==> flow/design.v <==
`timescale  1ns/1ps
module mac_manual #(
    parameter DATA_WIDTH = 16
)(
    input clk, ce, rst,
    input [DATA_WIDTH-1:0] a, b, 
    input [DATA_WIDTH-1:0] tmp,
    output reg [DATA_WIDTH-1:0] data_out
); 
    always @(posedge clk) begin
        if(rst) begin
            data_out <= 0;
        end
        else begin
            data_out <= (a * b) + tmp;
        end
    end
endmodule
`timescale 1ns/1ps
module shift_register #(
    parameter DATA_WIDTH = 16,
    parameter size = 3
)(
    input clk, ce, rst,
    input [DATA_WIDTH-1:0] data_in,
    output [DATA_WIDTH-1:0] data_out
);
    reg [DATA_WIDTH-1:0] tmp[size-1:0];
    generate
        genvar l;
        for (l = 0; l < size; l = l + 1) begin
            always @(posedge clk) begin
                if (rst) begin
                    tmp[l] <= 'd0;
                end
                else if (ce) begin
                    if (l == 'd0) begin
                        tmp[l] <= data_in;  
                    end
                    else begin
                        tmp[l] <= tmp[l-1];
                    end
                end
            end
        end
    assign data_out = tmp[size-1];
    endgenerate
endmodule
`timescale 1ns/1ps
module convolver #(
    parameter DATA_WIDTH = 8,
    parameter INPUT_SIZE = 28,
    parameter KERNEL_SIZE = 3,
    parameter STRIDE = 1
) (
    input clk, ce, global_rst, 
    input [DATA_WIDTH-1:0] myInput,
    input [(KERNEL_SIZE*KERNEL_SIZE)*DATA_WIDTH-1:0] weight,
    input [DATA_WIDTH-1:0] bias,
    output [DATA_WIDTH-1:0] conv_op,
    output reg valid_conv, end_conv
);
    wire [DATA_WIDTH-1:0] weight_tmp [KERNEL_SIZE*KERNEL_SIZE-1:0];
    wire [DATA_WIDTH-1:0] tmp [KERNEL_SIZE*KERNEL_SIZE+1:0];
    generate 
        genvar j;
        for (j = 0; j < KERNEL_SIZE*KERNEL_SIZE; j = j + 1) begin
            assign weight_tmp[j][DATA_WIDTH-1:0] = weight[j*DATA_WIDTH +: DATA_WIDTH];
        end
    endgenerate
    assign tmp[0] = {DATA_WIDTH{1'b0}};
    generate 
        genvar i;
        for (i = 0; i < KERNEL_SIZE*KERNEL_SIZE; i = i + 1) begin: MAC
            if ((i + 1) % KERNEL_SIZE == 0) begin
                if (i == KERNEL_SIZE*KERNEL_SIZE-1) begin
                    mac_manual #(.DATA_WIDTH(DATA_WIDTH)) mac (
                        .clk(clk),
                        .ce(ce),
                        .rst(global_rst),
                        .a(myInput),
                        .b(weight_tmp[i]),
                        .tmp(tmp[i]),
                        .data_out(tmp[i+1])
                    );
                assign conv_op = tmp[i+1] + bias;
                end else begin
                    wire [DATA_WIDTH-1:0] tmp2;
                    mac_manual #(.DATA_WIDTH(DATA_WIDTH)) mac (
                        .clk(clk),
                        .ce(ce),
                        .rst(global_rst),
                        .a(myInput),
                        .b(weight_tmp[i]),
                        .tmp(tmp[i]),
                        .data_out(tmp2)
                    );
                    shift_register #(.DATA_WIDTH(DATA_WIDTH), .size(INPUT_SIZE-KERNEL_SIZE)) sr (
                        .clk(clk),
                        .ce(ce),
                        .rst(global_rst),
                        .data_in(tmp2),
                        .data_out(tmp[i+1])
                    );
                end
            end else begin
                mac_manual #(.DATA_WIDTH(DATA_WIDTH)) mac (
                    .clk(clk),
                    .ce(ce),
                    .rst(global_rst),
                    .a(myInput),
                    .b(weight_tmp[i]),
                    .tmp(tmp[i]),
                    .data_out(tmp[i+1])
                );
            end
        end
    endgenerate
    reg [$clog2(INPUT_SIZE):0] row_counter;
    reg [$clog2(INPUT_SIZE):0] col_counter;
    reg [$clog2(INPUT_SIZE*INPUT_SIZE):0] cycle_counter;
    always @(posedge clk) begin
        if (global_rst) begin
            row_counter <= 0;
            col_counter <= 0;
            cycle_counter <= 0;
        end else if (ce) begin
            if (col_counter + STRIDE >= INPUT_SIZE) begin
                col_counter <= 0;
                if (row_counter + STRIDE >= INPUT_SIZE) begin
                    row_counter <= 0;
                end else begin
                    row_counter <= row_counter + STRIDE;
                end
            end else begin
                col_counter <= col_counter + STRIDE;
            end
            cycle_counter <= cycle_counter + 1;
        end
    end
    always @(posedge clk) begin
        if (global_rst) begin
            valid_conv <= 0;
        end else if (ce) begin
            if ((row_counter >= KERNEL_SIZE-1 && row_counter < INPUT_SIZE && 
                 (row_counter - (KERNEL_SIZE-1)) % STRIDE == 0) &&
                (col_counter >= KERNEL_SIZE-1 && col_counter < INPUT_SIZE && 
                 (col_counter - (KERNEL_SIZE-1)) % STRIDE == 0)) begin
                valid_conv <= 1;
            end else begin
                valid_conv <= 0;
            end
        end
    end
    always @(posedge clk) begin
        if (global_rst) begin
            end_conv <= 0;
        end else if (ce && cycle_counter >= INPUT_SIZE*INPUT_SIZE) begin
            end_conv <= 1;
        end else begin
            end_conv <= 0;
        end
    end
endmodule
`timescale 1ns/1ps
module relu_activation #(
    parameter DATA_WIDTH = 16
)(
    input [DATA_WIDTH-1:0] data_in,
    output [DATA_WIDTH-1:0] data_out
);
    assign data_out = (data_in[DATA_WIDTH-1] == 1) ? 0 : data_in;
endmodule
`timescale 1ns / 1ps
module comparator2 #(
    parameter DATA_WIDTH = 16,
    parameter POOL_TYPE = 1
    )(
    input ce,
    input [DATA_WIDTH-1:0] in1,
    input [DATA_WIDTH-1:0] in2,
    output [DATA_WIDTH-1:0] comp_op
    ); 
    reg [DATA_WIDTH-1:0] temp;
    assign comp_op = ce ? temp : 'd0;
    always@(*)
    begin
        if(POOL_TYPE == 0)
        begin
            temp = in1 + in2;        
        end
        else begin
            temp = (in1 > in2) ? in1 : in2;
        end
    end
endmodule
`timescale 1ns / 1ps
module max_reg #(parameter DATA_WIDTH = 16) (
    input clk,
    input ce,
    input [DATA_WIDTH-1:0] data_in,
    input rst_m,
    input master_rst,
    output reg [DATA_WIDTH-1:0] reg_op
    );
    always@(posedge clk) 
    begin
    	if(master_rst)
    		reg_op <= 0;
    	else 
        begin
            if(ce) 
            begin
		   	  if(rst_m) begin
		    	 reg_op <=0;
		      end
		      else begin
		    	 reg_op <= data_in;
			 end
		    end
		end
	end
endmodule
`timescale 1ns / 1ps
module input_mux #(
    parameter DATA_WIDTH = 8
)(
    input [DATA_WIDTH-1:0] in1,
    input [DATA_WIDTH-1:0] in2,
    input [1:0] sel,
    output [DATA_WIDTH-1:0] op
    );
    assign op = (sel == 2'b01) ? in1 : ((sel == 2'b00) ? in2: 0);
endmodule
`timescale 1ns / 1ps
module control_logic2 #(
    parameter INPUT_SIZE = 9'h004,    
    parameter POOL_SIZE = 9'h002     
)(
    input clk,             
    input master_rst,       
    input ce,            
    output reg [1:0] sel, 
    output reg rst_m,     
    output reg op_en,      
    output reg load_sr,    
    output reg global_rst,  
    output reg end_op       
);
    integer row_count;
    integer col_count;
    integer count;
    integer nbgh_row_count;
    always @(posedge clk) begin
        if (master_rst) begin
            sel <= 2'b00;
            load_sr <= 0;
            rst_m <= 0;
            op_en <= 0;
            global_rst <= 1;
            end_op <= 0;
        end else begin
            if (((col_count + 1) % POOL_SIZE != 0) && (row_count == POOL_SIZE - 1) && 
                (col_count == POOL_SIZE * count + (POOL_SIZE - 2)) && ce) begin
                op_en <= 1;
            end else begin
                op_en <= 0;
            end
            if (ce) begin
                if ((nbgh_row_count == INPUT_SIZE / POOL_SIZE) && (count == INPUT_SIZE / POOL_SIZE - 1) &&
                    ((col_count + 1) % POOL_SIZE != 0) && (row_count == POOL_SIZE - 1) &&
                    (col_count == POOL_SIZE * count + (POOL_SIZE - 2))) begin
                    end_op <= 1;
                end
                if (((col_count + 1) % POOL_SIZE != 0) && (col_count == INPUT_SIZE - 2) && 
                    (row_count == POOL_SIZE - 1)) begin
                    global_rst <= 1;
                end else begin
                    global_rst <= 0;
                end
                if ((((col_count + 1) % POOL_SIZE == 0) && (count != INPUT_SIZE / POOL_SIZE - 1) && 
                    (row_count != POOL_SIZE - 1)) || ((col_count == INPUT_SIZE - 1) && 
                    (row_count == POOL_SIZE - 1))) begin
                    rst_m <= 1;
                end else begin
                    rst_m <= 0;
                end
                if (((col_count + 1) % POOL_SIZE != 0) && (col_count == INPUT_SIZE - 2) && 
                    (row_count == POOL_SIZE - 1)) begin
                    sel <= 2'b10;
                end else if ((((col_count) % POOL_SIZE == 0) && (count == INPUT_SIZE / POOL_SIZE - 1) && 
                            (row_count != POOL_SIZE - 1)) || 
                           (((col_count) % POOL_SIZE == 0) && (count != INPUT_SIZE / POOL_SIZE - 1) && 
                            (row_count == POOL_SIZE - 1))) begin
                    sel <= 2'b01;
                end else begin
                    sel <= 2'b00;
                end
                if ((((col_count + 1) % POOL_SIZE == 0) && (count == INPUT_SIZE / POOL_SIZE - 1)) || 
                    (((col_count + 1) % POOL_SIZE == 0) && (count != INPUT_SIZE / POOL_SIZE - 1))) begin
                    load_sr <= 1;
                end else begin
                    load_sr <= 0;
                end
            end
        end
    end
    always @(posedge clk) begin
        if (master_rst) begin
            row_count <= 0;
            col_count <= 32'hffffffff;
            count <= 32'hffffffff;
            nbgh_row_count <= 0;
        end else if (ce) begin
            if (global_rst) begin
                row_count <= 0;
                col_count <= 0;
                count <= 0;
                nbgh_row_count <= nbgh_row_count + 1;
            end else begin
                if (((col_count + 1) % POOL_SIZE == 0) && (count == INPUT_SIZE / POOL_SIZE - 1) && 
                    (row_count != POOL_SIZE - 1)) begin
                    col_count <= 0;
                    row_count <= row_count + 1;
                    count <= 0;
                end else begin
                    col_count <= col_count + 1;
                    if (((col_count + 1) % POOL_SIZE == 0) && (count != INPUT_SIZE / POOL_SIZE - 1)) begin
                        count <= count + 1;
                    end
                end
            end
        end
    end
endmodule
`timescale 1ns / 1ps
module pooler #(
    parameter INPUT_SIZE = 9'h004,               
    parameter POOL_SIZE = 9'h002,                
    parameter DATA_WIDTH = 16,                   
    parameter POOL_TYPE = 1                      
)(
    input clk,                                   
    input ce,                                    
    input master_rst,                            
    input [DATA_WIDTH-1:0] data_in,             
    output [DATA_WIDTH-1:0] data_out,           
    output valid_op,                             
    output end_op                                
);
    wire rst_m;                               
    wire load_sr;                              
    wire global_rst;                            
    wire [1:0] sel;                            
    wire [DATA_WIDTH-1:0] comp_op;              
    wire [DATA_WIDTH-1:0] sr_op;                
    wire [DATA_WIDTH-1:0] max_reg_op;            
    wire [DATA_WIDTH-1:0] div_op;               
    wire [DATA_WIDTH-1:0] mux_out;             
    control_logic2 #(.INPUT_SIZE(INPUT_SIZE), .POOL_SIZE(POOL_SIZE)) control_logic_inst (
        .clk(clk),
        .master_rst(master_rst),
        .ce(ce),
        .sel(sel),
        .rst_m(rst_m),
        .op_en(valid_op),
        .load_sr(load_sr),
        .global_rst(global_rst),
        .end_op(end_op)
    );
    comparator2 #(
        .DATA_WIDTH(DATA_WIDTH),
        .POOL_TYPE(POOL_TYPE)
    ) comparator_inst (
        .ce(ce),
        .in1(data_in),
        .in2(mux_out),
        .comp_op(comp_op)
    );
    max_reg #(
        .DATA_WIDTH(DATA_WIDTH)
    ) max_reg_inst (
        .clk(clk),
        .ce(ce),
        .data_in(comp_op),
        .rst_m(rst_m),
        .master_rst(master_rst),
        .reg_op(max_reg_op)
    );
    shift_register #(
        .DATA_WIDTH(DATA_WIDTH),
        .size(INPUT_SIZE / POOL_SIZE)
    ) shift_register_inst (
        .clk(clk),
        .ce(load_sr),
        .rst(global_rst && master_rst),
        .data_in(comp_op),
        .data_out(sr_op)
    );
    input_mux #(
        .DATA_WIDTH(DATA_WIDTH)
    ) mux_inst (
        .in1(sr_op),           
        .in2(max_reg_op),     
        .sel(sel),             
        .op(mux_out)      
    );
    assign div_op = max_reg_op / (POOL_SIZE * POOL_SIZE);
    assign data_out = POOL_TYPE ? max_reg_op : div_op;
endmodule
`timescale 1ns/1ps
module layer #(
    parameter DATA_WIDTH = 8,                  
    parameter INPUT_SIZE = 28,                  
    parameter KERNEL_SIZE = 3,                
    parameter POOL_SIZE = 2,                    
    parameter STRIDE = 1,                          
    parameter ACTIVATION_TYPE = 1'b1,        
    parameter POOL_TYPE = 1'b1                     
)(
    input clk, global_rst, ce,
    input [DATA_WIDTH-1:0] myInput,
    input [KERNEL_SIZE*KERNEL_SIZE*DATA_WIDTH-1:0] weight,
    input [DATA_WIDTH-1:0] bias,
    output [DATA_WIDTH-1:0] data_out,
    output valid_op, 
    output end_op
);
    wire[DATA_WIDTH-1:0] conv_op;
    wire [DATA_WIDTH-1:0] act_op;
    wire valid_conv, end_conv;
    wire valid_pooling;
    assign valid_pooling = valid_conv && (!end_conv);
    convolver #(
        .DATA_WIDTH(DATA_WIDTH), 
        .INPUT_SIZE(INPUT_SIZE), 
        .KERNEL_SIZE(KERNEL_SIZE), 
        .STRIDE(STRIDE)
    ) conv(
        .clk(clk),
        .ce(ce),
        .global_rst(global_rst),
        .myInput(myInput),
        .weight(weight),
        .bias(bias),
        .conv_op(conv_op),
        .valid_conv(valid_conv),
        .end_conv(end_conv)
    );
    relu_activation #(.DATA_WIDTH(DATA_WIDTH)) relu_act(
        .data_in(conv_op),
        .data_out(act_op)
    );
    pooler #(
        .INPUT_SIZE(INPUT_SIZE-KERNEL_SIZE+1),
        .POOL_SIZE(POOL_SIZE), 
        .DATA_WIDTH(DATA_WIDTH), 
        .POOL_TYPE(POOL_TYPE)
    ) max_pooling(
        .clk(clk),
        .ce(valid_pooling),
        .master_rst(global_rst),
        .data_in(act_op),
        .data_out(data_out),
        .valid_op(valid_op),
        .end_op(end_op)
    );
endmodule
-- Reports on layer
What the tools print for layer, step after step.
Lines are those of the file above, counted from 1.
Library cell names are shortened.
The mark - stands for no value.
- top module: layer
- clock input: clk
- standard-cell library: sky130hd
- corner: tt_025C_1v80

-- Elaborated design
Counts by Yosys on the flattened word-level netlist (proc, flatten, opt, wreduce). Print and check cells are left out. Cells with the same type and inputs are merged into one.
- bits in registers at 744
- noted input port bits: 91
- noted output and inout bits: 10
- elaborated cells: 194
- add/subtract/negate cells at 16
- noted multipliers: 9
- order comparisons at 8
- equal/unequal tests: 9
- mux-type cells at 23
- noted bitwise operators: 2
- noted reduce/logical cells: 39
- operators by type and width (cell ; number):
    multiplier 8 x 8 -> 8 bit ; 9
    two-way mux 32 bit ; 7
    adder 32 x 2 -> 32 bit with constant B ; 4
    adder 8 bit ; 9
    == test 32 x 5 -> 1 bit with constant B ; 2
    == test 32 x 6 -> 1 bit with constant B ; 2
    logical NOT 32 bit ; 2
    two-way mux 8 bit ; 5
    == test 32 x 2 -> 1 bit with constant B ; 1
    != test 32 x 2 -> 1 bit with constant B ; 1
    == test 32 bit ; 1
    >= comparator 32 x 5 -> 1 bit with constant B ; 1
    != test 32 x 5 -> 1 bit with constant B ; 1
    nonzero test 32 bit ; 1
    logical AND 1 bit ; 24
    adder 6 x 1 -> 7 bit with constant B ; 2
    >= comparator 6 x 2 -> 1 bit with constant B ; 2
    < comparator 6 x 5 -> 1 bit with constant B ; 2
    two-way mux 6 bit ; 2
    adder 11 x 1 -> 11 bit with constant B ; 1
    >= comparator 11 x 10 -> 1 bit with constant B ; 1
    AND reduction 2 bit ; 5
    greater-than comparator 7 x 8 -> 1 bit ; 1
    >= comparator 7 x 5 -> 1 bit with constant B ; 1
    two-way mux 7 bit ; 1
    two-way mux 1 bit ; 7
    logical OR 1 bit ; 3
    nonzero test 3 bit ; 1
Other operator kinds: 6; their cells: 7.

-- Longest topological paths
Depth = most cells in a row (Yosys ltp): at word level without a register or memory, in the mapped netlist without a sequential cell, where the memories' decode and read muxes count.
- noted depth in word-level cells: 7
- ABC_AREA: 1
- depth in mapped cells at 26
- depth with buffers taken out at 24

-- Netlist
Source: synth_stat.txt of the flow (Yosys; design flattened, memories mapped). It holds for the ABC_AREA given above (unset counts as 0); a run with the other value may have another netlist.
- noted cell count: 5538
- synthesis area: 40133.5 um^2
- sequential part of the area at 14894.3 um^2
- noted flip-flops: 744
- buffers: 270
- cell types (cell ; number ; total area (um^2)):
    dfxtp_1 ; 744 ; 1.49E+04
    nand2_1 ; 1137 ; 4.27E+03
    inv_1 ; 1121 ; 4.21E+03
    fa_1 ; 157 ; 3.14E+03
    o22ai_1 ; 382 ; 2.39E+03
    nor2_1 ; 611 ; 2293.45
    ha_1 ; 180 ; 2252.16
    nand3_1 ; 262 ; 1.31E+03
    o21ai_0 ; 179 ; 895.859
    xor2_1 ; 92 ; 805.773
    a21oi_1 ; 153 ; 765.734
    clkbuf_1 ; 177 ; 664.387
    xnor2_1 ; 70 ; 613.088
    nand4_1 ; 49 ; 306.544
    nor3_1 ; 45 ; 225.216
    buf_2 ; 41 ; 205.197
    buf_1 ; 36 ; 135.13
    nand3b_1 ; 18 ; 135.13
Other cell types: 24; their cells: 84.

-- Timing after synthesis
Source: OpenSTA report_checks on the synthesized netlist (no wires, ideal clock, input and output delay 20% of the period each), path of least setup slack; recovery checks are left aside. Register names are those of the netlist, which keeps one name where synthesis merged equal registers.
- path kind: input -> register
- start point: in myInput[5]
- end point: reg conv.MAC[1].genblk1.mac.data_out[7]
- noted period: 5000 ps
- noted input delay: 1000 ps
- noted launch time at the first pin: 1000 ps
- noted data arrival time: 4905 ps
- required time at 4887 ps
- slack at -17 ps
- delay of the path: 4018 ps
- noted stages on the path: 20
- synthesis period reached at 5017 ps
"delay of the path" is the arrival time less input delay plus setup time.
"stages on the path" counts driving pins, that of a launching flip-flop among them; a cell with two outputs on the path counts twice.
"synthesis period reached" = period - worst setup slack (recovery checks aside). The figure is calculated, with input and output delays left at 20% of the set period.
The rows between start and end are the longest chain of elaborated cells between them; the timing report does not say that the signal goes this way. Where chains are equally long, one stands for them.
A line is the first line of the expression or statement that the cell stems from. Yosys adds cells for indexed reads and writes and turns some case tables into memories.
- path through: buf_2 -> buf_1 -> clkbuf_1 -> nand2_1 -> fa_1 -> inv_1 -> fa_1 -> inv_1 -> fa_1 -> fa_1 -> inv_1 -> ha_1 -> a21oi_1 -> nand2_1 -> xnor2_1 -> nand3b_1 -> nand2_1 -> nand2_1 -> nand2_1 -> nor2_1
- length of the longest elaborated chain: 2
- elaborated cells between the ends (all ways): 2
- noted RTL lines with such cells: 1
- ends and longest elaborated chain, post-synthesis (item ; line ; RTL):
    start: declaration ; 422 ; input [DATA_WIDTH-1:0] myInput,
    multiplier 8 x 8 -> 8 bit ; 15 ; data_out <= (a * b) + tmp;
    adder 8 bit ; 15 ;
    end: assignment ; 12 ; data_out <= 0;
    end: assignment ; 15 ;
    end: declaration ; 8 ; output reg [DATA_WIDTH-1:0] data_out

-- Worst path after layout
Path of least setup slack in the final report of flow run B (OpenROAD, finished layout, wires in). Where an end is a register, its clock arrival counts in the times.
The report prints the path's times to 10 ps; the period is as set.
- path kind: input -> register
- start point: in myInput[5]
- end point: reg conv.MAC[2].genblk1.genblk1.mac.data_out[7]
- noted period: 5000 ps
- noted input delay: 1000 ps
- noted launch time at the first pin: 1000 ps
- noted data arrival time: 5080 ps
- required time at 5610 ps
- slack at 530 ps
- noted stages on the path: 22
The rows between start and end are the longest chain of elaborated cells between them; the timing report does not say that the signal goes this way. Where chains are equally long, one stands for them.
- path through: clkdlybuf4s50_1 -> buf_12 -> buf_12 -> nand2_1 -> fa_1 -> fa_1 -> inv_1 -> fa_1 -> fa_1 -> ha_1 -> inv_1 -> a21oi_1 -> nor2_1 -> nand2_1 -> nand2_1 -> inv_1 -> nand2_1 -> nand2_1 -> inv_1 -> nand2_1 -> nand2_1 -> nor2_1
- length of the longest elaborated chain: 2
- elaborated cells between the ends (all ways): 2
- noted RTL lines with such cells: 1
- ends and longest elaborated chain, post-layout (item ; line ; RTL):
    start: declaration ; 422 ; input [DATA_WIDTH-1:0] myInput,
    multiplier 8 x 8 -> 8 bit ; 15 ; data_out <= (a * b) + tmp;
    adder 8 bit ; 15 ;
    end: assignment ; 12 ; data_out <= 0;
    end: assignment ; 15 ;
    end: declaration ; 8 ; output reg [DATA_WIDTH-1:0] data_out

# Flow runs of layer

Measured data: module layer, platform sky130hd, 3 stored runs of the flow under differing settings, order arbitrary. Input and output delays are each 20% of the period that was set; the output load is 0.01 pF.
"period achieved" is the run's clock period less its worst setup slack. It is reckoned from that one timing run; input and output delays stay at 20% of the period that was set.
"critical path time": the worst setup path's part of the clock period (all of it between registers, 20% less for each end at a port) less its slack. A launch clock that arrives late makes it longer, a capture clock that arrives late makes it shorter.
"total power of the final layout" rests on the timing tool's default activity at the inputs, not on a simulated workload.
"critical path time" is known to 10 ps.

Flow run A
Settings were ABC_AREA = 1; CELL_PAD_IN_SITES_DETAIL_PLACEMENT = 2; CORE_UTILIZATION = 70; CTS_CLUSTER_DIAMETER = 227; MAX_ROUTING_LAYER = met4; SLEW_MARGIN = 10; TNS_END_PERCENT = 65; period_ns = 4.72; CAP_MARGIN = 20; CORE_MARGIN = 2
- did not finish, placement stopped with DPL-0033

Flow run B
Settings were ABC_AREA = 1; CAP_MARGIN = 30; CELL_PAD_IN_SITES_DETAIL_PLACEMENT = 1; CELL_PAD_IN_SITES_GLOBAL_PLACEMENT = 2; CORE_MARGIN = 8; CORE_UTILIZATION = 27; CTS_CLUSTER_DIAMETER = 229; CTS_CLUSTER_SIZE = 54; HOLD_SLACK_MARGIN = 0.21; MIN_ROUTING_LAYER = met1; SETUP_SLACK_MARGIN = 0.12; period_ns = 5.0; SLEW_MARGIN = 20
- total power of the final layout at 13307 µW
- post-layout utilization: 30.0%
- noted the die footprint: 161234.0 um^2
- lowest hold slack at 443 ps
- setup total negative slack at 0 ps
- mapped cell area after synthesis: 40133.5 um^2
- period achieved: 4470 ps
- worst setup slack after layout at 530 ps
- noted the critical path time: 3470 ps
- kind of the worst setup path: input -> register

Flow run C
Settings were ABC_AREA = 1; CAP_MARGIN = 40; CELL_PAD_IN_SITES_DETAIL_PLACEMENT = 2; CORE_ASPECT_RATIO = 0.51; CORE_MARGIN = 5; CORE_UTILIZATION = 42; CTS_CLUSTER_SIZE = 74; HOLD_SLACK_MARGIN = -0.01; MAX_ROUTING_LAYER = met5; SETUP_SLACK_MARGIN = 1.1; TNS_END_PERCENT = 30; period_ns = 7.31; SLEW_MARGIN = 20
- total power of the final layout at 14069 µW
- post-layout utilization: 47.5%
- noted the die footprint: 102191.0 um^2
- lowest hold slack at 502 ps
- setup total negative slack at 0 ps
- mapped cell area after synthesis: 40133.5 um^2
- period achieved: 7000 ps
- worst setup slack after layout at 310 ps
- noted the critical path time: 5540 ps
- kind of the worst setup path: input -> register
